==> flow/design.v <==
module mux4_1 #(parameter BIT_WIDTH = 32)
(
  input      [1:0]           sel,
  input      [BIT_WIDTH-1:0] in0,
  input      [BIT_WIDTH-1:0] in1,
  input      [BIT_WIDTH-1:0] in2,
  input      [BIT_WIDTH-1:0] in3,
  output reg [BIT_WIDTH-1:0] out 
);
always @(*) begin
  case (sel)
    2'b00: out = in0;
    2'b01: out = in1;
    2'b10: out = in2;
    2'b11: out = in3;
    default : out = 0;
  endcase
end
endmodule
module ALU(
  input  [31:0] a             ,   
  input  [31:0] b             ,   
  input  [3:0]  ALUSel        ,  
  output reg [31:0] alu_result,   
  output zero_flag             
  );
  parameter ALUadd  =  4'b0000;
  parameter ALUsub  =  4'b0001;
  parameter ALUsll  =  4'b0010;
  parameter ALUslt  =  4'b0011;
  parameter ALUsltu =  4'b0100;
  parameter ALUxor  =  4'b0101;
  parameter ALUsrl  =  4'b0110;
  parameter ALUsra  =  4'b0111;
  parameter ALUor   =  4'b1000;
  parameter ALUand  =  4'b1001;
  parameter ALUnop  =  4'b1111;
  assign zero_flag = (alu_result == 32'd0) ? 1'b1: 1'b0;
  always @(*)
    begin 
    case(ALUSel)
      ALUadd : alu_result = a + b;  
      ALUsub : alu_result = a - b;  
      ALUsll : alu_result = a << b[4:0];
      ALUslt : alu_result = $signed(a) < $signed(b);
      ALUsltu: alu_result = a < b;
      ALUxor : alu_result = a ^ b;
      ALUsrl : alu_result = a >> b[4:0];
      ALUsra : alu_result = ({32{a[31]}} << {6'd32 - {1'b0, a[4:0]}}) |
                (a >> b[4:0]);
      ALUor  : alu_result = a | b;
      ALUand : alu_result = a & b;
      ALUnop : alu_result = 0;
      default:alu_result = 0;  
    endcase
  end
endmodule
module Branch_Comparator
(
  input        BrUn    ,
  input  [31:0]ex_DataA,
  input  [31:0]ex_DataB,
  output  reg  BrEq    ,
  output  reg  BrLt     
);
always @(*) begin
  if (BrUn) begin
      BrEq = (ex_DataA == ex_DataB) ? 1'b1 : 1'b0;
      BrLt = (ex_DataA < ex_DataB) ? 1'b1 : 1'b0;
  end
  else begin
      BrEq = ($signed(ex_DataA) == $signed(ex_DataB)) ? 1'b1 : 1'b0;
      BrLt = ($signed(ex_DataA) <  $signed(ex_DataB)) ? 1'b1 : 1'b0;
  end
end
endmodule
module Imm_Gen (
  input     [31:0] inst       ,
  input     [2:0]  ImmSel     ,
  output reg[31:0] imm         
);
  always @(*) begin : proc_imm
    case (ImmSel)
      3'b000: imm = {{20{inst[31]}},inst[31:20]};
      3'b001: imm = {{20{inst[31]}},inst[31:25], inst[11:7]};
      3'b010: imm = {{20{inst[31]}}, inst[7], inst[30:25], inst[11:8], 1'b0};
      3'b011: imm = {{12{inst[31]}}, inst[19:12], inst[20], inst[30:21], 1'b0};
      3'b100: imm = {inst[31:12],12'b0};
      default : imm = 32'b0;
    endcase
  end
endmodule
module Control_Unit(
    input            clk    ,
    input            rst_n  ,
    input            BrEq   ,
    input            BrLT   ,
    input      [6:0] opcode ,
    input      [6:0] funct7 ,
    input      [2:0] funct3 ,
    output reg [2:0] ImmSel ,
    output reg [1:0] PCSel  ,
    output reg       BrUn   ,
    output reg       ASel   ,
    output reg       BSel   ,
    output reg       MemRW  ,
    output reg       RegWEn ,
    output reg [1:0] WBSel  ,
    output reg [3:0] ALUSel  
);
parameter ImmSelI = 3'b000;
parameter ImmSelS = 3'b001;
parameter ImmSelB = 3'b010;
parameter ImmSelJ = 3'b011;
parameter ImmSelU = 3'b100;
parameter ImmSelR = 3'b111;
parameter ALUadd  =  4'b0000;
parameter ALUsub  =  4'b0001;
parameter ALUsll  =  4'b0010;
parameter ALUslt  =  4'b0011;
parameter ALUsltu =  4'b0100;
parameter ALUxor  =  4'b0101;
parameter ALUsrl  =  4'b0110;
parameter ALUsra  =  4'b0111;
parameter ALUor   =  4'b1000;
parameter ALUand  =  4'b1001;
parameter ALUnop  =  4'b1111;
parameter NoP     = 7'b0000000;
parameter R       = 7'b0110011;
parameter addi    = 7'b0010011;
parameter lw      = 7'b0000011;
parameter sw      = 7'b0100011;
parameter SB      = 7'b1100011;
parameter jalr    = 7'b1100111;
parameter jal     = 7'b1101111;
parameter auipc   = 7'b0010111;
always @(*)
begin
    ImmSel      = ImmSelR;
    PCSel       = 0;
    BrUn        = 0;
    ASel        = 0;
    BSel        = 0;
    MemRW       = 0;
    RegWEn      = 0;
    WBSel       = 2'b00;
    ALUSel      = ALUnop;
    case(opcode)
    R:
        case(funct3)
        3'b000:
            case(funct7)
            7'b0000000:  
                begin
                    PCSel       = 0;  
                    ImmSel      = ImmSelR;
                    ASel        = 0;  
                    BSel        = 0;  
                    ALUSel      = ALUadd;
                    MemRW       = 0;  
                    RegWEn      = 1;
                    WBSel       = 2'b01;  
                end
            7'b0100000:  
                begin
                    PCSel       = 0;  
                    ImmSel      = ImmSelR;
                    ASel        = 0;  
                    BSel        = 0;  
                    ALUSel      = ALUsub;
                    MemRW       = 0;  
                    RegWEn      = 1;
                    WBSel       = 2'b01;  
                end
            endcase
        3'b001:  
            begin
                PCSel           = 0;  
                ImmSel          = ImmSelR;
                ASel            = 0;  
                BSel            = 0;  
                ALUSel          = ALUsll;
                MemRW           = 0; 
                RegWEn          = 1;
                WBSel           = 2'b01;  
            end
        3'b010:  
            begin
                PCSel           = 0;  
                ImmSel          = ImmSelR;
                ASel            = 0;  
                BSel            = 0;  
                ALUSel          = ALUslt;
                MemRW           = 0;  
                RegWEn          = 1;
                WBSel           = 2'b01;  
            end
        3'b011:  
            begin
                PCSel           = 0;  
                ImmSel          = ImmSelR;
                ASel            = 0;  
                BSel            = 0;  
                ALUSel          = ALUsltu;
                MemRW           = 0;  
                RegWEn          = 1;
                WBSel           = 2'b01;  
            end
        3'b100:  
            begin
                PCSel           = 0;  
                ImmSel          = ImmSelR;
                ASel            = 0;  
                BSel            = 0;  
                ALUSel          = ALUxor;
                MemRW           = 0;  
                RegWEn          = 1;
                WBSel           = 2'b01;  
            end
        3'b101:
            case(funct7)
            7'b0000000:  
                begin
                    PCSel       = 0;  
                    ImmSel      = ImmSelR;
                    ASel        = 0;  
                    BSel        = 0;  
                    ALUSel      = ALUsrl;
                    MemRW       = 0;  
                    RegWEn      = 1;
                    WBSel       = 2'b01;  
                end
            7'b0100000:  
                begin
                    PCSel       = 0;  
                    ImmSel      = ImmSelR;
                    ASel        = 0;  
                    BSel        = 0;  
                    ALUSel      = ALUsra;
                    MemRW       = 0;  
                    RegWEn      = 1;
                    WBSel       = 2'b01;  
                end
            endcase
        3'b110:  
            begin
                PCSel           = 0;  
                ImmSel          = ImmSelR;
                ASel            = 0;  
                BSel            = 0;  
                ALUSel          = ALUor;
                MemRW           = 0;  
                RegWEn          = 1;
                WBSel           = 2'b01;  
            end
        3'b111:  
            begin
                PCSel           = 0;  
                ImmSel          = ImmSelR;
                ASel            = 0;  
                BSel            = 0;  
                ALUSel          = ALUand;
                MemRW           = 0;  
                RegWEn          = 1;
                WBSel           = 2'b01;  
            end
        endcase
    addi:
        begin
            PCSel               = 0;  
            ImmSel              = ImmSelI;  
            ASel                = 0;  
            BSel                = 1;  
            ALUSel              = ALUadd;
            MemRW               = 0;  
            RegWEn              = 1;
            WBSel               = 2'b01;  
        end
    lw:
        begin
            PCSel               = 0;  
            ImmSel              = ImmSelI;  
            BrUn                = 1'b0;
            ASel                = 0;  
            BSel                = 1;  
            ALUSel              = ALUadd;
            MemRW               = 0;  
            RegWEn              = 1;
            WBSel               = 2'b00;  
            end
    sw:
        begin
            PCSel               = 0;  
            ImmSel              = ImmSelS;  
            BrUn                = 1'b0;
            ASel                = 0;  
            BSel                = 1;  
            ALUSel              = ALUadd;
            MemRW               = 1;  
            RegWEn              = 0;
            WBSel               = 2'b00;
            end
    SB:
        case(funct3)
        3'b000:  
            begin
                PCSel           = (BrEq) ? 1 : 0;  
                ImmSel          = ImmSelB;  
                ASel            = 1;  
                BSel            = 1;  
                ALUSel          = ALUadd;
                MemRW           = 0;  
                RegWEn          = 0;
                WBSel           = 2'b00;
            end
        3'b001:  
            begin
                PCSel           = (BrLT) ? 0 : 1;  
                ImmSel          = ImmSelB;  
                ASel            = 1;  
                BSel            = 1;  
                ALUSel          = ALUadd;
                MemRW           = 0;  
                RegWEn          = 0;
                WBSel           = 2'b00;
            end
        3'b100:  
            begin
                PCSel           = (BrLT) ? 1 : 0;  
                ImmSel          = ImmSelB;  
                BrUn            = 0;
                ASel            = 1;  
                BSel            = 1;  
                ALUSel          = ALUadd;
                MemRW           = 0; 
                RegWEn          = 0;
                WBSel           = 2'b00;
            end
        3'b101:  
            begin
                PCSel           = (BrLT) ? 1 : 0;  
                ImmSel          = ImmSelB;  
                BrUn            = 1;
                ASel            = 1;  
                BSel            = 1;  
                ALUSel          = ALUadd;
                MemRW           = 0;  
                RegWEn          = 0;
                WBSel           = 2'b00;
            end
        endcase
    jalr:
        begin
            PCSel               = 2;  
            ImmSel              = ImmSelI;  
            ASel                = 0;  
            BSel                = 1;  
            ALUSel              = ALUadd;
            MemRW               = 0;  
            RegWEn              = 1;
            WBSel               = 2'b10;  
        end
    jal:
        begin
            PCSel               = 2;  
            ImmSel              = ImmSelJ;  
            ASel                = 1;  
            BSel                = 1;  
            ALUSel              = ALUadd;
            MemRW               = 0;  
            RegWEn              = 1;
            WBSel               = 2'b10;  
        end
    auipc:
        begin
            PCSel               = 0;  
            ImmSel              = ImmSelU;  
            BrUn                = 1'b0;
            ASel                = 1;  
            BSel                = 1;  
            ALUSel              = ALUadd;
            MemRW               = 0;  
            RegWEn              = 1;
            WBSel               = 2'b01;  
        end
    default: ALUSel             = ALUnop;
    endcase
end
endmodule
module Forwarding_Unit(
      input  wire [4:0]  ex_rs1     ,
      input  wire [4:0]  ex_rs2     ,
      input  wire [4:0]  mem_rd     ,
      input  wire [4:0]  wb_rd      ,
      input              mem_RegWEn ,
      input              wb_RegWEn  ,
      input              mem_MemRW  ,
      output reg  [1:0]  ForwardASel,
      output reg  [1:0]  ForwardBSel 
  );
always @(*)
  begin
    if ((mem_RegWEn == 1)&&(mem_MemRW == 1)&&(mem_rd!=5'b00000)&&(mem_rd==ex_rs1))
      begin
        ForwardASel = 2'b10;
      end
    else
      begin
        ForwardASel = 2'b00;
      end
    if ((mem_RegWEn == 1)&&(mem_MemRW == 1)&&(mem_rd!= 5'b00000)&&(mem_rd==ex_rs2))
      begin
        ForwardBSel = 2'b10;
      end
    else
      begin
        ForwardBSel = 2'b00;
      end
    if ((wb_RegWEn == 1)&&(mem_MemRW == 0)&&(wb_rd!= 5'b00000)&&(wb_rd==ex_rs1))
      begin
        ForwardASel = 2'b01;
      end
    else
      begin
        ForwardASel = 2'b00;
      end
    if ((wb_RegWEn == 1)&&(mem_MemRW == 0)&&(wb_rd!= 5'b00000)&&(wb_rd==ex_rs2))
      begin
        ForwardBSel = 2'b01;
      end
    else
      begin
        ForwardBSel = 2'b00;
      end
  end
endmodule
module Hazard_Detection_Unit(
      input              clk            ,
      input              rst_n          ,
      input  wire[4:0]   id_rs1         ,
      input  wire[4:0]   id_rs2         ,
      input  wire[4:0]   ex_rd          ,
      input      [6:0]   opcode         ,
      input              ex_MemRW       ,
      output reg         PCWrite        ,
      output             Reg_IF_ID_Data  
);
parameter NoP     = 7'b0000000;
parameter R       = 7'b0110011;
parameter addi    = 7'b0010011;
parameter lw      = 7'b0000011;
parameter sw      = 7'b0100011;
parameter SB      = 7'b1100011;
parameter jalr    = 7'b1100111;
parameter jal     = 7'b1101111;
parameter auipc   = 7'b0010111;
  reg [1:0] cnt0    ;
  reg [1:0] cnt1    ;
  wire      cnt_en0 ;
  reg       cnt_en1 ;
  wire      PCWrite0;
  wire      PCWrite1;
  assign cnt_en0 = ((opcode == SB) || (opcode == jalr)) ? 1 : 0;
  assign PCWrite0= ((cnt0 == 1) || (cnt0 == 2)) ? 0 : 1;
  assign PCWrite1= (cnt1 == 1) ? 0 : 1;
  assign Reg_IF_ID_Data = ((cnt0 == 1) || (cnt0 == 2)) ? 0 : 1;
  always @(posedge clk or negedge rst_n) begin
    if(~rst_n) begin
      cnt0 <= 0;
    end else begin
      if (cnt_en0) begin
        if (cnt0 < 2) begin
          cnt0 <= cnt0 +1;
        end else cnt0 <= 0;
      end 
      else cnt0 <= 0;
    end
  end
  always @(posedge clk or negedge rst_n) begin
    if(~rst_n) begin
      cnt1 <= 0;
    end else begin
      if (cnt_en1) begin
        if (cnt1 < 1) begin
          cnt1 <= cnt1 +1;
        end else cnt1 <= 0;
      end 
      else cnt1 <= 0;
    end
  end
  always @(*) begin
    if((ex_MemRW == 0) && (ex_rd == id_rs1) && (ex_rd != 0)) begin
      cnt_en1          = 1;
    end
    else begin
      cnt_en1          = 0;
    end
    if((ex_MemRW == 0) && (ex_rd == id_rs2) && (ex_rd != 0)) begin
      cnt_en1          = 1;
    end
    else begin
      cnt_en1          = 0;
    end
  end
  always @(*) begin : proc_PCWrite
    if ((opcode == SB) || (opcode == jalr)) begin
      PCWrite = PCWrite0;
    end 
    else PCWrite = PCWrite1;
  end
endmodule
module Register_Array (
    input  wire               clk    ,
    input  wire               rst_n  ,
    input  wire               RegWEn ,
    input  wire [4:0]         AddrD  ,
    input  wire [31:0]        DataD  ,
    input  wire [4:0]         AddrA  ,
    output reg  [31:0]        DataA  ,
    input  wire [4:0]         AddrB  ,
    output reg  [31:0]        DataB   
);
    reg[31:0]  regs[0:31];
    always @ (posedge clk) begin
        if (!rst_n) begin
            regs[0]  <=0;
            regs [1] <=0;
            regs [2] <=0;
            regs [3] <=0;
            regs [4] <=0;
            regs [5] <=0;
            regs [6] <=0;
            regs [7] <=0;
            regs [8] <=0;
            regs [9] <=0;
            regs [10]<=0;
            regs [11]<=0;
            regs [12]<=0;
            regs [13]<=0;
            regs [14]<=0;
            regs [15]<=0;
            regs [16]<=0;
            regs [17]<=0;
            regs [18]<=0;
            regs [19]<=0;
            regs [20]<=0;
            regs [21]<=0;
            regs [22]<=0;
            regs [23]<=0;
            regs [24]<=0;
            regs [25]<=0;
            regs [26]<=0;
            regs [27]<=0;
            regs [28]<=0;
            regs [29]<=0;
            regs [30]<=0;
            regs [31]<=0;
        end
        else begin
            if (RegWEn && AddrD != 0) begin
                regs[AddrD] <= DataD;
            end
        end
    end
    always @ (*) begin
        if (!rst_n || AddrA == 0) begin
            DataA <= 0;
        end else if (!RegWEn && AddrA == AddrD) begin
            DataA <= DataD;
        end else begin
            DataA <= regs[AddrA];
        end
    end
    always @ (*) begin
        if (!rst_n || AddrB == 0) begin
            DataB <= 0;
        end else if (!RegWEn && AddrB == AddrD) begin
            DataB <= DataD;
        end else begin
            DataB <= regs[AddrB];
        end
    end
endmodule
module Reg_IF_ID (
  input  wire        clk    ,
  input  wire        rst_n  ,
  input  wire [31:0] if_pc  ,
  input  wire [31:0] if_inst,
  output reg  [31:0] id_pc  ,
  output reg  [31:0] id_inst 
);
  always @ (posedge clk or negedge rst_n) begin
    if (!rst_n) begin
      id_pc   <= 0;
      id_inst <= 0;
    end else begin
      id_pc   <= if_pc;
      id_inst <= if_inst;
    end
  end
endmodule  
module Reg_ID_EX (
  input  wire        clk        ,
  input  wire        rst_n      ,
  input  wire [31:0] id_inst    ,
  input  wire [31:0] id_pc      ,
  input  wire [31:0] id_DataA   ,
  input  wire [31:0] id_DataB   ,
  input  wire [4:0]  id_rd      ,
  input  wire [4:0]  id_rs1     ,
  input  wire [4:0]  id_rs2     ,
  input       [2:0]  id_ImmSel  ,
  input       [1:0]  id_PCSel   ,
  input              id_BrUn    ,
  input              id_ASel    ,
  input              id_BSel    ,
  input              id_MemRW   ,
  input              id_RegWEn  ,
  input       [1:0]  id_WBSel   ,
  input       [3:0]  id_ALUSel  ,
  input       [31:0] id_imm     ,
  output reg  [31:0] ex_inst    ,
  output reg  [31:0] ex_DataA   ,
  output reg  [31:0] ex_DataB   ,
  output reg  [31:0] ex_pc      ,
  output reg  [4:0]  ex_rd      ,
  output reg  [4:0]  ex_rs1     ,
  output reg  [4:0]  ex_rs2     ,
  output reg  [2:0]  ex_ImmSel  ,
  output reg  [31:0] ex_imm     ,
  output reg  [1:0]  ex_PCSel   ,
  output reg         ex_BrUn    ,
  output reg         ex_ASel    ,
  output reg         ex_BSel    ,
  output reg         ex_MemRW   ,
  output reg         ex_RegWEn  ,
  output reg  [1:0]  ex_WBSel   ,
  output reg  [3:0]  ex_ALUSel   
);
  always @ (posedge clk) begin
    if (!rst_n) begin
      ex_imm   <= 0;
      ex_inst  <= 0;
      ex_pc    <= 0;
      ex_DataA <= 0;
      ex_DataB <= 0;
      ex_PCSel <= 0;
      ex_BrUn  <= 0;
      ex_ASel  <= 0;
      ex_BSel  <= 0;
      ex_MemRW <= 0;
      ex_RegWEn<= 0;
      ex_rd    <= 0;
      ex_rs1   <= 0;
      ex_rs2   <= 0;
      ex_ALUSel<= 0;
      ex_ImmSel<= 0;
      ex_WBSel <= 0;
    end else if (1) begin
      ex_imm   <= id_imm   ;
      ex_inst  <= id_inst  ;
      ex_pc    <= id_pc    ;
      ex_DataA <= id_DataA ;
      ex_DataB <= id_DataB ;
      ex_PCSel <= id_PCSel ;
      ex_BrUn  <= id_BrUn  ;
      ex_ASel  <= id_ASel  ;
      ex_BSel  <= id_BSel  ;
      ex_MemRW <= id_MemRW ;
      ex_RegWEn<= id_RegWEn;
      ex_rd    <= id_rd    ;
      ex_rs1   <= id_rs1   ;
      ex_rs2   <= id_rs2   ;
      ex_ALUSel<= id_ALUSel;
      ex_ImmSel<= id_ImmSel;
      ex_WBSel <= id_WBSel ;
    end
  end
endmodule  
module Reg_EX_MEM (
  input  wire        clk        ,
  input  wire        rst_n      ,
  input  wire        ex_MemRW   ,
  input  wire        ex_RegWEn  ,
  input  wire [4:0]  ex_rd      ,
  input  wire [31:0] ex_pc      ,
  input  wire [31:0] ex_imm     ,
  input  wire [31:0] ex_DataB   ,
  input  wire [31:0] ex_ALU_out ,
  input  wire [1:0]  ex_WBSel   ,
  input  wire [4:0]  ex_rs2     ,
  output reg         mem_RegWEn ,
  output reg         mem_MemRW  ,
  output reg  [1:0]  mem_WBSel  ,
  output reg  [31:0] mem_imm    ,
  output reg  [4:0]  mem_rd     ,
  output reg  [4:0]  mem_rs2    ,
  output reg  [31:0] mem_ALU_out,
  output reg  [31:0] mem_DataB  ,
  output reg  [31:0] mem_pc      
);
  always @ (posedge clk) begin
    if (!rst_n) begin
      mem_RegWEn   <= 0;
      mem_pc       <= 0;
      mem_ALU_out  <= 0;
      mem_DataB    <= 0;
      mem_imm      <= 0;
      mem_MemRW    <= 0;
      mem_rd       <= 0;
      mem_WBSel    <= 0;
      mem_rs2      <= 0;
    end else if (1) begin
      mem_RegWEn   <= ex_RegWEn ;
      mem_pc       <= ex_pc     ;
      mem_ALU_out  <= ex_ALU_out;
      mem_DataB    <= ex_DataB  ;
      mem_imm      <= ex_imm    ;
      mem_MemRW    <= ex_MemRW  ;
      mem_rd       <= ex_rd     ;
      mem_WBSel    <= ex_WBSel  ;
      mem_rs2      <= ex_rs2    ;
    end
  end
endmodule  
module Reg_MEM_WB (
  input  wire        clk        ,
  input  wire        rst_n      ,
  input  wire        mem_RegWEn ,
  input  wire [4:0]  mem_rd     ,
  input  wire [31:0] mem_pc     ,
  input  wire [31:0] mem_imm    ,
  input  wire [31:0] mem_DataB  ,
  input  wire [31:0] mem_ALU_out,
  input  wire [31:0] mem_WBData ,
  output reg         wb_RegWEn  ,
  output reg  [31:0] wb_WBData  ,
  output reg  [4:0]  wb_rd      , 
  output reg  [31:0] wb_ALU_out , 
  output reg  [31:0] wb_DataB   , 
  output reg  [31:0] wb_pc      ,
  output reg  [31:0] wb_imm     
);
  always @ (posedge clk) begin
    if (!rst_n) begin
      wb_WBData   <= 0;
      wb_RegWEn   <= 0;
      wb_pc       <= 0;
      wb_ALU_out  <= 0;
      wb_DataB    <= 0;
      wb_imm      <= 0;
      wb_rd       <= 0;
    end
    else begin
      wb_WBData   <= mem_WBData ;
      wb_RegWEn   <= mem_RegWEn ;
      wb_pc       <= mem_pc     ;
      wb_ALU_out  <= mem_ALU_out;
      wb_DataB    <= mem_DataB  ;
      wb_imm      <= mem_imm    ;
      wb_rd       <= mem_rd     ;
    end
  end
endmodule  
module Reg_PC(
  input         clk             ,
  input         rst_n           ,
  input  [31:0] ALU_out         ,
  input  [31:0] jump_pc         ,
  input         PCWrite         , 
  input  [1:0]  PCSel           , 
  output [31:0] pc_next           
  );
  reg [31:0] pc_curr;
  wire[31:0] pc_plus_1;
  assign pc_plus_1 = pc_curr + 32'h0001;
  assign pc_next = PCWrite ? pc_curr : 0; 
  always @(posedge clk or negedge rst_n) begin : proc_pc
    if(~rst_n) begin
      pc_curr <= 0;
    end else begin
      if (PCWrite == 0) begin
        pc_curr <=  pc_curr;
      end
      else begin
        if (PCSel == 1) begin
          pc_curr <= ALU_out;
        end
        else begin
          if (PCSel == 0) begin
            pc_curr <= pc_plus_1;
          end
          else pc_curr <= jump_pc;
        end
      end
    end
  end
endmodule
module State_IF (
  input        clk         ,   
  input        rst_n       ,   
  input [31:0] ex_ALU_out  ,
  input        PCWrite     ,
  input [31:0] jump_pc     ,
  input [1:0]  PCSel       ,
  input [31:0] imem_rdata  ,
  output[31:0] instruction ,
  output[31:0] pc           
);
  wire [31:0] pc_next;
  assign pc = pc_next;
  Reg_PC Reg_PC_i
  (
  .clk         (clk        ),
  .rst_n       (rst_n      ),
  .ALU_out     (ex_ALU_out ),
  .jump_pc     (jump_pc    ),
  .PCWrite     (PCWrite    ),
  .PCSel       (PCSel      ),
  .pc_next     (pc_next    ) 
  );
  assign instruction = imem_rdata;
endmodule
module Execute_Unit(
  input        clk        ,
  input        rst_n      ,
  input        id_BrUn    ,
  input        id_ASel    ,
  input        id_BSel    ,
  input [31:0] ex_pc      ,
  input [31:0] mem_ALU_out,
  input [1:0]  ForwardASel, 
  input [1:0]  ForwardBSel, 
  input [31:0] ex_DataA   ,
  input [31:0] ex_DataB   ,
  input [31:0] imm        ,
  input [31:0] wb_WBData  ,
  input [3:0]  ex_ALUSel      ,
  output[31:0] ex_ALU_out     ,
  output       ex_BrEq        ,
  output       ex_BrLT        ,
  output[31:0] ex_ForwardDataB 
);
  wire [31:0] ALU_DataA   ;
  wire [31:0] ALU_DataB   ;
  wire [31:0] ForwardDataA;
  wire [31:0] ForwardDataB;
  wire zero_flag;
  assign ex_ForwardDataB = ForwardDataB;
  assign ALU_DataA = id_ASel ? ex_pc : ForwardDataA;
  assign ALU_DataB = id_BSel ? imm   : ForwardDataB;
  mux4_1 ForwardA_mux
  (
  .sel(ForwardASel ),
  .in0(ex_DataA    ),
  .in1(wb_WBData   ),
  .in2(mem_ALU_out ),
  .in3(32'd0       ),
  .out(ForwardDataA) 
  );
  mux4_1 ForwardB_mux
  (
  .sel(ForwardBSel ),
  .in0(ex_DataB    ),
  .in1(wb_WBData   ),
  .in2(mem_ALU_out ),
  .in3(32'd0       ),
  .out(ForwardDataB) 
  );
  Branch_Comparator Branch_Comparator_i
  (
  .BrUn       (id_BrUn    ),
  .ex_DataA   (ex_DataA   ),
  .ex_DataB   (ex_DataB   ),
  .BrEq       (ex_BrEq    ),
  .BrLt       (ex_BrLT    ) 
  );
  ALU ALU_Unit
  (
  .a          (ALU_DataA   ),
  .b          (ALU_DataB   ),
  .ALUSel     (ex_ALUSel   ),
  .alu_result (ex_ALU_out  ),
  .zero_flag  (zero_flag   ) 
  );
endmodule
module Risc_32_bit
(
  input         clk       ,
  input         rst_n     ,
  output [31:0] imem_addr ,
  input  [31:0] imem_rdata,
  output [31:0] dmem_addr ,
  output [31:0] dmem_wdata,
  output        dmem_we   ,
  input  [31:0] dmem_rdata
);
  parameter ImmSelI = 3'b000;
  parameter ImmSelS = 3'b001;
  parameter ImmSelB = 3'b010;
  parameter ImmSelJ = 3'b011;
  parameter ImmSelU = 3'b100;
  parameter ImmSelR = 3'b111;
  wire [31:0] if_inst;
  wire [31:0] if_pc  ;
  wire [31:0] id_pc    ;
  wire [6:0]  id_opcode;
  wire [31:0] id_inst  ;
  wire [4:0]  id_rd    ;
  wire [4:0]  id_rs1   ;
  wire [4:0]  id_rs2   ;
  wire [2:0]  id_funct3;
  wire [6:0]  id_funct7;
  wire [2:0]  id_ImmSel;
  wire [31:0] id_imm   ;
  wire [1:0]  id_PCSel ;
  wire        id_BrUn  ;
  wire        id_ASel  ;
  wire        id_BSel  ;
  wire        id_MemRW ;
  wire        id_RegWEn;
  wire [1:0]  id_WBSel ;
  wire [3:0]  id_ALUSel;
  wire [31:0] id_DataA ;
  wire [31:0] id_DataB ;
  wire [31:0] id_jump_pc;
  wire [31:0] ex_imm         ;
  wire        ex_we          ;
  wire [31:0] ex_DataA       ;
  wire [31:0] ex_DataB       ;
  wire [31:0] ex_pc          ;
  wire [4:0]  ex_rd          ;
  wire [4:0]  ex_rs1         ;
  wire [4:0]  ex_rs2         ;
  wire [2:0]  ex_ImmSel      ;
  wire        ex_BrEq        ;
  wire        ex_BrLT        ;
  wire [1:0]  ex_PCSel       ;
  wire        ex_BrUn        ;
  wire        ex_ASel        ;
  wire        ex_BSel        ;
  wire        ex_MemRW       ;
  wire        ex_RegWEn      ;
  wire [1:0]  ex_WBSel       ;
  wire [3:0]  ex_ALUSel      ;
  wire [31:0] ex_inst        ;
  wire [31:0] ex_ALU_out     ;
  wire [31:0] ex_ForwardDataB;
  wire        mem_RegWEn ;
  wire        mem_MemRW  ;
  wire [4:0]  mem_rd     ;
  wire [31:0] mem_imm    ;
  wire [31:0] mem_ALU_out;
  wire [31:0] mem_DataB  ;
  wire [31:0] mem_pc     ;
  wire [31:0] mem_WBData ;
  wire [1:0]  mem_WBSel  ;
  wire [4:0]  mem_rs2    ;
  wire        wb_RegWEn  ;
  wire [4:0]  wb_rd      ;
  wire [31:0] wb_ALU_out ;
  wire [31:0] wb_DataB   ;
  wire [31:0] wb_pc      ;
  wire [31:0] wb_WBData  ;
  wire [31:0] wb_imm     ;
  wire        PCWrite    ;
  wire        Reg_IF_ID_Data  ;
  wire [1:0]  ForwardASel;
  wire [1:0]  ForwardBSel;
  State_IF State_IF_if
  (
  .clk        (clk         ),
  .rst_n      (rst_n       ),
  .ex_ALU_out (ex_ALU_out  ),
  .PCWrite    (PCWrite     ),
  .jump_pc    (id_jump_pc  ),
  .PCSel      (id_PCSel    ),
  .imem_rdata (imem_rdata  ),
  .instruction(if_inst     ),
  .pc         (if_pc       ) 
  );
  assign imem_addr = if_pc;
  Reg_IF_ID Reg_IF_ID_i
  (
  .clk    (clk    ),
  .rst_n  (rst_n  ),
  .if_pc  (if_pc  ),
  .if_inst(if_inst),
  .id_pc  (id_pc  ),
  .id_inst(id_inst) 
  );
  assign id_opcode = id_inst[6:0];
  assign id_rd     = ((id_ImmSel != ImmSelS) || (id_ImmSel != ImmSelB)) ? id_inst[11:7] : 0;
  assign id_rs1    = ((id_ImmSel != ImmSelJ) || (id_ImmSel != ImmSelU)) ? id_inst[19:15]: 0;
  assign id_rs2    = ((id_ImmSel == ImmSelR) || (id_ImmSel == ImmSelB) || (id_ImmSel== ImmSelS)) ? id_inst[24:20] : 0; 
  assign id_funct3 = id_inst[14:12];
  assign id_funct7 = id_inst[31:25];
  assign id_jump_pc= (id_ImmSel == ImmSelB) ? (id_pc + id_imm) : 0;
  Control_Unit Control_Unit_i
  (
   .clk        (clk        ),
   .rst_n      (rst_n      ),
   .funct7     (id_funct7  ),
   .funct3     (id_funct3  ),
   .BrEq       (ex_BrEq    ),
   .BrLT       (ex_BrLT    ),
   .ImmSel     (id_ImmSel  ),
   .opcode     (id_opcode  ),
   .PCSel      (id_PCSel   ),
   .BrUn       (id_BrUn    ),
   .ASel       (id_ASel    ),
   .BSel       (id_BSel    ),
   .RegWEn     (id_RegWEn  ),
   .MemRW      (id_MemRW   ),
   .WBSel      (id_WBSel   ),
   .ALUSel     (id_ALUSel  ) 
  );
  Register_Array Register_Array_i
  (
  .clk          (clk       ),
  .rst_n        (rst_n     ),
  .RegWEn       (wb_RegWEn ),
  .AddrD        (wb_rd     ),
  .DataD        (wb_WBData ),
  .AddrA        (id_rs1    ),
  .AddrB        (id_rs2    ),
  .DataA        (id_DataA  ),
  .DataB        (id_DataB  ) 
  );
  Imm_Gen ImmGen_i
  (
  .inst       (id_inst    ),
  .ImmSel     (id_ImmSel  ),
  .imm        (id_imm     ) 
  );
  Reg_ID_EX Reg_ID_EX
  (
  .clk      (clk      ),
  .rst_n    (rst_n    ),
  .id_inst  (id_inst  ),
  .id_pc    (id_pc    ),
  .id_DataA (id_DataA ),
  .id_DataB (id_DataB ),
  .id_rd    (id_rd    ),
  .id_rs1   (id_rs1   ),
  .id_rs2   (id_rs2   ),
  .id_imm   (id_imm   ),
  .id_ImmSel(id_ImmSel),
  .id_PCSel (id_PCSel ),
  .id_BrUn  (id_BrUn  ),
  .id_ASel  (id_ASel  ),
  .id_BSel  (id_BSel  ),
  .id_MemRW (id_MemRW ),
  .id_RegWEn(id_RegWEn),
  .id_WBSel (id_WBSel ),
  .id_ALUSel(id_ALUSel),
  .ex_inst  (ex_inst  ),
  .ex_DataA (ex_DataA ),
  .ex_DataB (ex_DataB ),
  .ex_pc    (ex_pc    ),
  .ex_rd    (ex_rd    ),
  .ex_rs1   (ex_rs1   ),
  .ex_rs2   (ex_rs2   ),
  .ex_imm   (ex_imm   ),
  .ex_ImmSel(ex_ImmSel),
  .ex_PCSel (ex_PCSel ),
  .ex_BrUn  (ex_BrUn  ),
  .ex_ASel  (ex_ASel  ),
  .ex_BSel  (ex_BSel  ),
  .ex_MemRW (ex_MemRW ),
  .ex_RegWEn(ex_RegWEn),
  .ex_WBSel (ex_WBSel ),
  .ex_ALUSel(ex_ALUSel) 
  );
  Execute_Unit Execute_Unit_i
  (
  .clk            (clk            ),
  .rst_n          (rst_n          ),
  .id_BrUn        (ex_BrUn        ),
  .id_ASel        (ex_ASel        ),
  .id_BSel        (ex_BSel        ),
  .ex_pc          (ex_pc          ),
  .mem_ALU_out    (mem_ALU_out    ),
  .ForwardASel    (ForwardASel    ),
  .ForwardBSel    (ForwardBSel    ),
  .ex_DataA       (ex_DataA       ),
  .ex_DataB       (ex_DataB       ),
  .imm            (ex_imm         ),
  .wb_WBData      (wb_WBData      ),
  .ex_ALUSel      (ex_ALUSel      ),
  .ex_ALU_out     (ex_ALU_out     ),
  .ex_ForwardDataB(ex_ForwardDataB),
  .ex_BrEq        (ex_BrEq        ),
  .ex_BrLT        (ex_BrLT        ) 
  );
  Reg_EX_MEM Reg_EX_MEM
  (
  .clk        (clk        ),
  .rst_n      (rst_n      ),
  .ex_RegWEn  (ex_RegWEn  ),
  .ex_imm     (ex_imm     ),
  .ex_MemRW   (ex_MemRW   ),
  .ex_rd      (ex_rd      ),
  .ex_rs2     (ex_rs2     ),
  .ex_pc      (ex_pc      ),
  .ex_DataB   (ex_DataB   ),
  .ex_ALU_out (ex_ALU_out ),
  .ex_WBSel   (ex_WBSel   ),
  .mem_imm    (mem_imm    ),
  .mem_RegWEn (mem_RegWEn ),
  .mem_MemRW  (mem_MemRW  ),
  .mem_rd     (mem_rd     ),
  .mem_rs2    (mem_rs2    ),
  .mem_ALU_out(mem_ALU_out),
  .mem_DataB  (mem_DataB  ),
  .mem_pc     (mem_pc     ),
  .mem_WBSel  (mem_WBSel  ) 
  );
  wire [31:0] DataB_out;
  assign dmem_addr  = mem_ALU_out;
  assign dmem_wdata = ex_ForwardDataB;
  assign dmem_we    = mem_MemRW;
  assign DataB_out  = (mem_MemRW == 0) ? dmem_rdata : 32'd0;
  Reg_MEM_WB Reg_MEM_WB_i
  (
  .clk        (clk        ),
  .rst_n      (rst_n      ),
  .mem_RegWEn (mem_RegWEn ),
  .mem_rd     (mem_rd     ),
  .mem_pc     (mem_pc     ),
  .mem_imm    (mem_imm    ),
  .mem_WBData (mem_WBData ),
  .mem_DataB  (DataB_out  ),  
  .mem_ALU_out(mem_ALU_out),
  .wb_imm     (wb_imm     ),
  .wb_RegWEn  (wb_RegWEn  ),
  .wb_rd      (wb_rd      ),
  .wb_ALU_out (wb_ALU_out ),
  .wb_DataB   (wb_DataB   ),
  .wb_WBData  (wb_WBData  ),
  .wb_pc      (wb_pc      ) 
  );
  wire [31:0] mem_pc_plus_1 = mem_pc + 32'h0001;
  mux4_1 WBMux_i
  (
  .sel(mem_WBSel    ),
  .in0(DataB_out    ),
  .in1(mem_ALU_out  ),
  .in2(mem_pc_plus_1),
  .in3(32'd0        ),
  .out(mem_WBData    ) 
  );
  Hazard_Detection_Unit Hazard_Detection_Unit_i
  (
  .clk            (clk           ),
  .rst_n          (rst_n         ),
  .opcode         (id_opcode     ),
  .id_rs1         (id_rs1        ),
  .id_rs2         (id_rs2        ),
  .ex_rd          (ex_rd         ),
  .ex_MemRW       (ex_MemRW      ),
  .PCWrite        (PCWrite       ),
  .Reg_IF_ID_Data (Reg_IF_ID_Data) 
  );
  Forwarding_Unit Forwarding_Unit_i
  (
  .ex_rs1     (ex_rs1     ),
  .ex_rs2     (ex_rs2     ),
  .mem_rd     (mem_rd     ),
  .wb_rd      (wb_rd      ),
  .mem_RegWEn (mem_RegWEn ),
  .wb_RegWEn  (wb_RegWEn  ),
  .mem_MemRW  (mem_MemRW  ),
  .ForwardASel(ForwardASel),
  .ForwardBSel(ForwardBSel) 
  );
endmodule
Wiki page: Risc_32_bit / tool data

## Step by step through the tools: Risc_32_bit

Module Risc_32_bit before and after one edit of its RTL, step after step.
Lines under "before" count in the file above, lines under "after" in the edited file.
"difference": "after" minus "before" as printed here. "rel. change": 100 x difference / "before".
Operators carry their Yosys type and port widths (W data, S select, Z words).
Library cell names are shortened.
Not given: -

- Design top: Risc_32_bit
- Clock: clk
- Standard-cell library: sky130hd
- Library corner: tt_025C_1v80

## Diff

Unified diff, file above to edited file.
This change comes from a script, not from a designer. The edited design behaves differently; no optimisation was intended.

```diff
@@ -1,3 +1,3 @@
-module mux4_1 #(parameter BIT_WIDTH = 32)
+module mux4_1 #(parameter BIT_WIDTH = 24)
 (
   input      [1:0]           sel,
```

## Word-level counts

Counts by Yosys on the flattened word-level netlist (proc, flatten, opt, wreduce; memories kept). Register bits leave out memories and registers merged into their read ports (data or address); mux counts leave out enables and synchronous resets folded into registers. Print and check cells are left out.
Memory sizes are those after Yosys's memory passes, which may raise the word count (mostly to a power of two), join words into wider ones and drop unused or constant bits.

Storage and ports:

| element | before | after | difference | rel. change (%) |
|---|---|---|---|---|
| register bits after elaboration | 365 | 349 | -16 | -4.38 |
| memory bits (writable) | 1,024 | 1,024 | 0 | 0.00 |
| memory cells | 1 | 1 | 0 | 0.00 |
| input port bits | 66 | 66 | 0 | 0.00 |
| output and inout port bits | 97 | 97 | 0 | 0.00 |

Operators by class:

| element | before | after | difference | rel. change (%) |
|---|---|---|---|---|
| add/sub/neg operators | 8 | 8 | 0 | 0.00 |
| magnitude comparators | 6 | 6 | 0 | 0.00 |
| equal/unequal tests | 54 | 54 | 0 | 0.00 |
| shifts and indexed selects | 3 | 3 | 0 | 0.00 |
| multiplexer cells | 66 | 66 | 0 | 0.00 |
| bitwise gates (word level) | 7 | 7 | 0 | 0.00 |
| reduce/logical cells | 47 | 49 | +2 | +4.26 |

Operators with widths:

| operator | before | after | difference | rel. change (%) |
|---|---|---|---|---|
| $mux W32 | 11 | 8 | -3 | -27.27 |
| $pmux W32 S4 | 3 | 0 | -3 | -100.00 |
| $mux W24 | 0 | 3 | +3 | - |
| $pmux W24 S4 | 0 | 3 | +3 | - |
| $reduce_or A3 Y1 | 1 | 3 | +2 | +200.00 |
| $add A32 B1 Y32 const B | 2 | 1 | -1 | -50.00 |
| $add A24 B1 Y24 const B | 0 | 1 | +1 | - |
| $mux W1 | 24 | 24 | 0 | 0.00 |
| $logic_and A1 B1 Y1 | 9 | 9 | 0 | 0.00 |
| $logic_or A1 B1 Y1 | 8 | 8 | 0 | 0.00 |
| $reduce_or A2 Y1 | 8 | 8 | 0 | 0.00 |
| $eq A3 B3 Y1 const B | 6 | 6 | 0 | 0.00 |
| $eq A5 B5 Y1 | 5 | 5 | 0 | 0.00 |
| $mux W2 | 5 | 5 | 0 | 0.00 |
| $eq A1 B2 Y1 const B | 4 | 4 | 0 | 0.00 |
| $eq A2 B1 Y1 const B | 4 | 4 | 0 | 0.00 |
| $eq A3 B2 Y1 const B | 4 | 4 | 0 | 0.00 |
| $eq A4 B3 Y1 const B | 4 | 4 | 0 | 0.00 |
| $logic_not A2 Y1 | 4 | 4 | 0 | 0.00 |
| $lt A32 B32 Y1 | 4 | 4 | 0 | 0.00 |
| $mux W5 | 4 | 4 | 0 | 0.00 |
| $eq A2 B2 Y1 const B | 3 | 3 | 0 | 0.00 |
| $eq A7 B6 Y1 const B | 3 | 3 | 0 | 0.00 |
| $eq A7 B7 Y1 const B | 3 | 3 | 0 | 0.00 |
| $not A1 Y1 | 3 | 3 | 0 | 0.00 |
| $pmux W1 S2 | 3 | 3 | 0 | 0.00 |
| $pmux W2 S3 | 3 | 3 | 0 | 0.00 |
| $add A2 B1 Y2 const B | 2 | 2 | 0 | 0.00 |

The list need not be complete.

## Depth

Depth = most cells in a row (Yosys ltp): at word level without a register or memory, in the mapped netlist without a sequential cell, where the memories' decode and read muxes count.

Depth:

| element | before | after | difference | rel. change (%) |
|---|---|---|---|---|
| word-level depth | 13 | 13 | 0 | 0.00 |
| ABC_AREA | 0 | 0 | - | - |
| depth in mapped cells | 25 | 24 | -1 | -4.00 |
| gate-level depth less buffers | 20 | 19 | -1 | -5.00 |

## Netlist

The flow's flattened synthesis, as Yosys stat reports it; memories are mapped. The netlist is that of the ABC_AREA named above (0 if unset); the other value can give another one.

Cells by type:

| cell | before | after | difference | rel. change (%) |
|---|---|---|---|---|
| and2_1 | 1,105 | 770 | -335 | -30.32 |
| edfxtp_1 | 1,024 | 768 | -256 | -25.00 |
| nand2_1 | 605 | 428 | -177 | -29.26 |
| clkbuf_1 | 572 | 428 | -144 | -25.17 |
| o21ai_0 | 201 | 326 | +125 | +62.19 |
| mux2_2 | 148 | 36 | -112 | -75.68 |
| o221ai_1 | 136 | 37 | -99 | -72.79 |
| nand3_1 | 199 | 108 | -91 | -45.73 |
| nor3_1 | 128 | 207 | +79 | +61.72 |
| a311oi_1 | 85 | 29 | -56 | -65.88 |
| a21oi_1 | 259 | 206 | -53 | -20.46 |
| a32oi_1 | 59 | 6 | -53 | -89.83 |
| nand4_1 | 65 | 31 | -34 | -52.31 |
| dfxtp_1 | 271 | 238 | -33 | -12.18 |
| mux2i_1 | 240 | 207 | -33 | -13.75 |
| o211ai_1 | 31 | 56 | +25 | +80.65 |
| a211oi_1 | 82 | 58 | -24 | -29.27 |
| inv_1 | 173 | 151 | -22 | -12.72 |

The list need not be complete.

Synthesis totals:

| element | before | after | difference | rel. change (%) |
|---|---|---|---|---|
| cells in the netlist | 7,082 | 5,793 | -1,289 | -18.20 |
| chip area (Yosys) (um^2) | 78,569.1 | 63,545.9 | -15,023.2 | -19.12 |
| sequential area (um^2) | 38,677.1 | 30,329.1 | -8,348.0 | -21.58 |
| mapped flip-flops | 1,395 | 1,106 | -289 | -20.72 |
| buffer cells | 671 | 523 | -148 | -22.06 |

The figures by module come from a second, unflattened synthesis with its own total; it is not the netlist above.

Second synthesis, totals:

| element | before | after | difference | rel. change (%) |
|---|---|---|---|---|
| cells (unflattened synthesis) | 7,732 | 7,725 | -7 | -0.09 |
| area (unflattened synthesis) (um^2) | 92,032.0 | 90,638.2 | -1,393.8 | -1.51 |

Rows give one instance, submodules left out.

By module, before:

| module | instances | cells | area (um^2) |
|---|---|---|---|
| Register_Array | 1 | 3,869 | 55,066.6 |
| ALU | 1 | 1,425 | 10,057.1 |
| Reg_ID_EX | 1 | 403 | 5,255.0 |
| Reg_MEM_WB | 1 | 350 | 4,546.9 |
| Reg_EX_MEM | 1 | 299 | 3,862.5 |
| Risc_32_bit | 1 | 449 | 2,956.6 |
| Reg_PC | 1 | 325 | 2,561.2 |
| mux4_1 | 3 | 39 | 814.5 |
| Reg_IF_ID | 1 | 64 | 1,601.5 |
| Execute_Unit | 1 | 73 | 1,092.3 |
| Branch_Comparator | 1 | 114 | 808.3 |
| Control_Unit | 1 | 84 | 571.8 |
| Imm_Gen | 1 | 73 | 494.2 |
| Hazard_Detection_Unit | 1 | 35 | 322.8 |

before: Further modules, not shown: 2.

By module, after:

| module | instances | cells | area (um^2) |
|---|---|---|---|
| Register_Array | 1 | 3,869 | 55,066.6 |
| ALU | 1 | 1,463 | 9,841.9 |
| Reg_ID_EX | 1 | 403 | 5,255.0 |
| Reg_MEM_WB | 1 | 350 | 4,546.9 |
| Reg_EX_MEM | 1 | 299 | 3,862.5 |
| Risc_32_bit | 1 | 425 | 2,693.8 |
| Reg_PC | 1 | 325 | 2,561.2 |
| mux4_1 | 3 | 30 | 620.6 |
| Reg_IF_ID | 1 | 64 | 1,601.5 |
| Branch_Comparator | 1 | 114 | 808.3 |
| Execute_Unit | 1 | 79 | 758.2 |
| Control_Unit | 1 | 84 | 571.8 |
| Imm_Gen | 1 | 73 | 494.2 |
| Hazard_Detection_Unit | 1 | 35 | 322.8 |

after: Further modules, not shown: 2.

## Worst setup path after synthesis

OpenSTA on the mapped netlist: ideal clock, no wires. The path of least setup slack (recovery checks aside). Input and output delay are each 20% of the period. Register names are those of the netlist, which keeps one name where synthesis merged equal registers.

Path after synthesis:

| element | before | after | difference | rel. change (%) |
|---|---|---|---|---|
| path type | register -> register | register -> register | - | - |
| start | register Reg_MEM_WB_i.wb_rd[3] | register Reg_MEM_WB_i.wb_rd[0] | - | - |
| end | register State_IF_if.Reg_PC_i.pc_curr[29] | register State_IF_if.Reg_PC_i.pc_curr[26] | - | - |
| period (ns) | 8.5 | 8.5 | 0.0 | 0.00 |
| launch time at the first pin (ns) | 0.000 | 0.000 | 0.000 | - |
| arrival (ns) | 5.785 | 5.509 | -0.276 | -4.77 |
| data required time (ns) | 8.382 | 8.382 | 0.000 | 0.00 |
| path slack (ns) | 2.597 | 2.873 | +0.276 | - |
| delay of the path (ns) | 5.903 | 5.627 | -0.276 | -4.68 |
| stages | 22 | 21 | -1 | -4.55 |
| buffers on the path | 4 | 3 | -1 | -25.00 |
| period reached after synthesis (ns) | 5.903 | 5.627 | -0.276 | -4.68 |

"delay of the path" is the arrival time less input delay plus setup time.
"stages": output pins that drive a net of the path, with the launching flip-flop's if there is one; two outputs of one cell count as two.
"period reached after synthesis" = period - worst setup slack (recovery checks aside). The figure is calculated, with input and output delays left at 20% of the set period.
The rows between start and end are the longest chain of elaborated cells between them; the timing report does not say that the signal goes this way. Where chains are equally long, one stands for them.
A line is the first line of the expression or statement that the cell stems from. Yosys adds cells for indexed reads and writes and turns some case tables into memories.
A register here has more assigning lines than the two given.

Between the ends, after synthesis, before:
- Cell sequence: dfxtp_1 -> or3_1 -> buf_2 -> o311a_1 -> nand2_1 -> clkbuf_1 -> buf_1 -> mux2_2 -> mux2_2 -> ha_1 -> clkbuf_1 -> or4_1 -> nor4_1 -> nand2_1 -> o31a_1 -> o211ai_1 -> a311oi_1 -> o31a_1 -> o31ai_1 -> mux2i_1 -> or4_1 -> a21o_1
- Elaborated cells between the ends (all ways): 32
- Classes of those cells: add/sub (3); eq/ne (8); shift (3); mux (8); logic (4); reduce/logical (6)

Ends and longest elaborated chain, after synthesis, before:

| element | RTL line | source |
|---|---|---|
| start, declared | 738 | `output reg  [4:0]  wb_rd      ,` |
| start, assigned | 752 | `wb_rd       <= 0;` |
| start, assigned | 761 | `wb_rd       <= mem_rd     ;` |
| end, assigned | 783 | `pc_curr <=  pc_curr;` |
| end, assigned | 787 | `pc_curr <= ALU_out;` |
| end, declared | 774 | `reg [31:0] pc_curr;` |

before: Chain of elaborated cells between the ends: none given.

Between the ends, after synthesis, after:
- Cell sequence: dfxtp_1 -> xnor2_1 -> o311ai_4 -> or4_1 -> nand3_1 -> inv_2 -> buf_2 -> clkbuf_1 -> buf_1 -> ha_1 -> fa_1 -> nor2b_1 -> o31a_1 -> o21ai_0 -> a2111oi_0 -> o21ai_0 -> a31oi_1 -> or3_1 -> o221ai_1 -> or4b_1 -> a21o_1
- Cells in the longest elaborated chain: 12
- Elaborated cells between the ends (all ways): 29
- Classes of those cells: add/sub (3); eq/ne (8); shift (3); mux (8); logic (1); reduce/logical (6)

Ends and longest elaborated chain, after synthesis, after:

| element | RTL line | source |
|---|---|---|
| start, declared | 738 | `output reg  [4:0]  wb_rd      ,` |
| start, assigned | 752 | `wb_rd       <= 0;` |
| start, assigned | 761 | `wb_rd       <= mem_rd     ;` |
| $reduce_bool A5 Y1 | 419 | `if ((wb_RegWEn == 1)&&(mem_MemRW == 0)&&(wb_rd!= 5'b00000)&&(wb_rd==ex_rs1))` |
| $logic_and A1 B1 Y1 (2 in a row) | 419 |  |
| $mux W1 | 419 |  |
| $eq A1 B2 Y1 | 11 | `case (sel)` |
| $pmux W24 S4 | 11 |  |
| $mux W32 | 850 | `assign ALU_DataA = id_ASel ? ex_pc : ForwardDataA;` |
| $sub A6 B5 Y6 | 49 | `ALUsra : alu_result = ({32{a[31]}} << {6'd32 - {1'b0, a[4:0]}}) \|` |
| $shl A32 B6 Y32 | 49 |  |
| $or A32 B32 Y32 | 49 |  |
| $pmux W32 S10 | 41 | `case(ALUSel)` |
| $mux W32 | 786 | `if (PCSel == 1) begin` |
| end, assigned | 783 | `pc_curr <=  pc_curr;` |
| end, assigned | 787 | `pc_curr <= ALU_out;` |
| end, declared | 774 | `reg [31:0] pc_curr;` |

## Timing after layout

From the final timing report of each run of pair 1: the path of least setup slack in the routed layout; clock arrival at registers is part of the times.

Path post-layout:

| element | before | after | difference | rel. change (%) |
|---|---|---|---|---|
| path type | register -> register | register -> register | - | - |
| start | register Reg_MEM_WB_i.wb_rd[3] | register Reg_MEM_WB_i.wb_rd[3] | - | - |
| end | register State_IF_if.Reg_PC_i.pc_curr[20] | register State_IF_if.Reg_PC_i.pc_curr[31] | - | - |
| period (ns) | 8.5 | 8.5 | 0.0 | 0.00 |
| launch time at the first pin (ns) | 0.82 | 0.78 | -0.04 | -4.88 |
| arrival (ns) | 8.40 | 7.97 | -0.43 | -5.12 |
| data required time (ns) | 9.16 | 9.14 | -0.02 | -0.22 |
| path slack (ns) | 0.76 | 1.17 | +0.41 | - |
| stages | 19 | 17 | -2 | -10.53 |
| buffers on the path | 1 | 0 | -1 | -100.00 |

The rows between start and end are the longest chain of elaborated cells between them; the timing report does not say that the signal goes this way. Where chains are equally long, one stands for them.
A register here has more assigning lines than the two given.

Between the ends, post-layout, before:
- Cell sequence: dfxtp_1 -> or3_1 -> o311a_1 -> buf_4 -> nand2_2 -> a211oi_2 -> inv_1 -> fa_1 -> o21bai_1 -> a21oi_1 -> o31ai_1 -> a41o_1 -> a31oi_1 -> o21ba_2 -> a221oi_1 -> o32ai_1 -> nor4_1 -> o32ai_1 -> a22o_1
- Cells in the longest elaborated chain: 12
- Elaborated cells between the ends (all ways): 32
- Classes of those cells: add/sub (3); eq/ne (8); shift (3); mux (8); logic (4); reduce/logical (6)

Ends and longest elaborated chain, post-layout, before:

| element | RTL line | source |
|---|---|---|
| start, declared | 738 | `output reg  [4:0]  wb_rd      ,` |
| start, assigned | 752 | `wb_rd       <= 0;` |
| start, assigned | 761 | `wb_rd       <= mem_rd     ;` |
| $reduce_bool A5 Y1 | 419 | `if ((wb_RegWEn == 1)&&(mem_MemRW == 0)&&(wb_rd!= 5'b00000)&&(wb_rd==ex_rs1))` |
| $logic_and A1 B1 Y1 (2 in a row) | 419 |  |
| $mux W1 | 419 |  |
| $eq A1 B2 Y1 | 11 | `case (sel)` |
| $pmux W32 S4 | 11 |  |
| $mux W32 | 850 | `assign ALU_DataA = id_ASel ? ex_pc : ForwardDataA;` |
| $sub A6 B5 Y6 | 49 | `ALUsra : alu_result = ({32{a[31]}} << {6'd32 - {1'b0, a[4:0]}}) \|` |
| $shl A32 B6 Y32 | 49 |  |
| $or A32 B32 Y32 | 49 |  |
| $pmux W32 S10 | 41 | `case(ALUSel)` |
| $mux W32 | 786 | `if (PCSel == 1) begin` |
| end, assigned | 783 | `pc_curr <=  pc_curr;` |
| end, assigned | 787 | `pc_curr <= ALU_out;` |
| end, declared | 774 | `reg [31:0] pc_curr;` |

Between the ends, post-layout, after:
- Cell sequence: dfxtp_1 -> or3_1 -> o311ai_2 -> nor2_4 -> a311oi_1 -> inv_1 -> ha_1 -> nor4_1 -> o211a_1 -> o2111ai_1 -> a31oi_1 -> a41oi_1 -> o22ai_1 -> o41ai_1 -> mux2i_1 -> nor4b_1 -> o21ai_1
- Cells in the longest elaborated chain: 12
- Elaborated cells between the ends (all ways): 29
- Classes of those cells: add/sub (3); eq/ne (8); shift (3); mux (8); logic (1); reduce/logical (6)

Ends and longest elaborated chain, post-layout, after:

| element | RTL line | source |
|---|---|---|
| start, declared | 738 | `output reg  [4:0]  wb_rd      ,` |
| start, assigned | 752 | `wb_rd       <= 0;` |
| start, assigned | 761 | `wb_rd       <= mem_rd     ;` |
| $reduce_bool A5 Y1 | 419 | `if ((wb_RegWEn == 1)&&(mem_MemRW == 0)&&(wb_rd!= 5'b00000)&&(wb_rd==ex_rs1))` |
| $logic_and A1 B1 Y1 (2 in a row) | 419 |  |
| $mux W1 | 419 |  |
| $eq A1 B2 Y1 | 11 | `case (sel)` |
| $pmux W24 S4 | 11 |  |
| $mux W32 | 850 | `assign ALU_DataA = id_ASel ? ex_pc : ForwardDataA;` |
| $sub A6 B5 Y6 | 49 | `ALUsra : alu_result = ({32{a[31]}} << {6'd32 - {1'b0, a[4:0]}}) \|` |
| $shl A32 B6 Y32 | 49 |  |
| $or A32 B32 Y32 | 49 |  |
| $pmux W32 S10 | 41 | `case(ALUSel)` |
| $mux W32 | 786 | `if (PCSel == 1) begin` |
| end, assigned | 783 | `pc_curr <=  pc_curr;` |
| end, assigned | 787 | `pc_curr <= ALU_out;` |
| end, declared | 774 | `reg [31:0] pc_curr;` |

## Measured runs

Runs of the flow (Yosys, OpenROAD) on both versions; the two runs of a pair have the same settings. The constraints put input and output delay at 20% of the set period each and load the outputs with 0.01 pF.

Flow settings, pair 1:
- CORE_UTILIZATION: 40
- period_ns: 8.5
- CAP_MARGIN: 20
- CORE_MARGIN: 2
- SLEW_MARGIN: 20

Results, pair 1:

| element | before | after | difference | rel. change (%) |
|---|---|---|---|---|
| synthesized cell area (um^2) | 78,569.1 | 63,545.9 | -15,023.2 | -19.12 |
| die size (um^2) | 199,983.0 | 162,071.0 | -37,912.0 | -18.96 |
| std-cell area (final layout) (um^2) | 88,836.5 | 71,808.9 | -17,027.6 | -19.17 |
| utilization in the final report (%) | 45.6 | 45.4 | -0.2 | - |
| worst slack on setup checks (ns) | 0.757 | 1.174 | +0.417 | - |
| summed negative setup slack (ns) | 0.000 | 0.000 | 0.000 | - |
| post-route worst hold slack (ns) | 0.410 | 0.436 | +0.026 | - |
| power (uW) | 17,787 | 14,244 | -3,543 | -19.92 |
| reached clock period (ns) | 7.743 | 7.326 | -0.417 | -5.39 |

Flow settings, pair 2:
- ABC_AREA: 0
- CELL_PAD_IN_SITES_DETAIL_PLACEMENT: 1
- CORE_ASPECT_RATIO: 0.74
- CORE_MARGIN: 7
- CORE_UTILIZATION: 40
- CTS_CLUSTER_DIAMETER: 81
- CTS_CLUSTER_SIZE: 86
- PLACE_DENSITY_LB_ADDON: 0.29
- SETUP_SLACK_MARGIN: 1.17
- period_ns: 4.79
- CAP_MARGIN: 20
- SLEW_MARGIN: 20

Results, pair 2:

| element | before | after | difference | rel. change (%) |
|---|---|---|---|---|
| synthesized cell area (um^2) | 78,569.1 | 63,545.9 | -15,023.2 | -19.12 |
| die size (um^2) | 209,168.0 | 170,348.0 | -38,820.0 | -18.56 |
| std-cell area (final layout) (um^2) | 95,092.5 | 78,521.6 | -16,570.9 | -17.43 |
| utilization in the final report (%) | 48.9 | 49.9 | +1.0 | - |
| worst slack on setup checks (ns) | -0.882 | -0.399 | +0.483 | - |
| summed negative setup slack (ns) | -24.259 | -12.627 | +11.632 | - |
| power (uW) | 28,718 | 22,862 | -5,856 | -20.39 |
| reached clock period (ns) | 5.672 | 5.189 | -0.483 | -8.52 |

"reached clock period" = clock period - worst setup slack. The figure is calculated, with input and output delays left at 20% of the set period.
"power" rests on the timing tool's default activity at the inputs, not on a simulated workload.
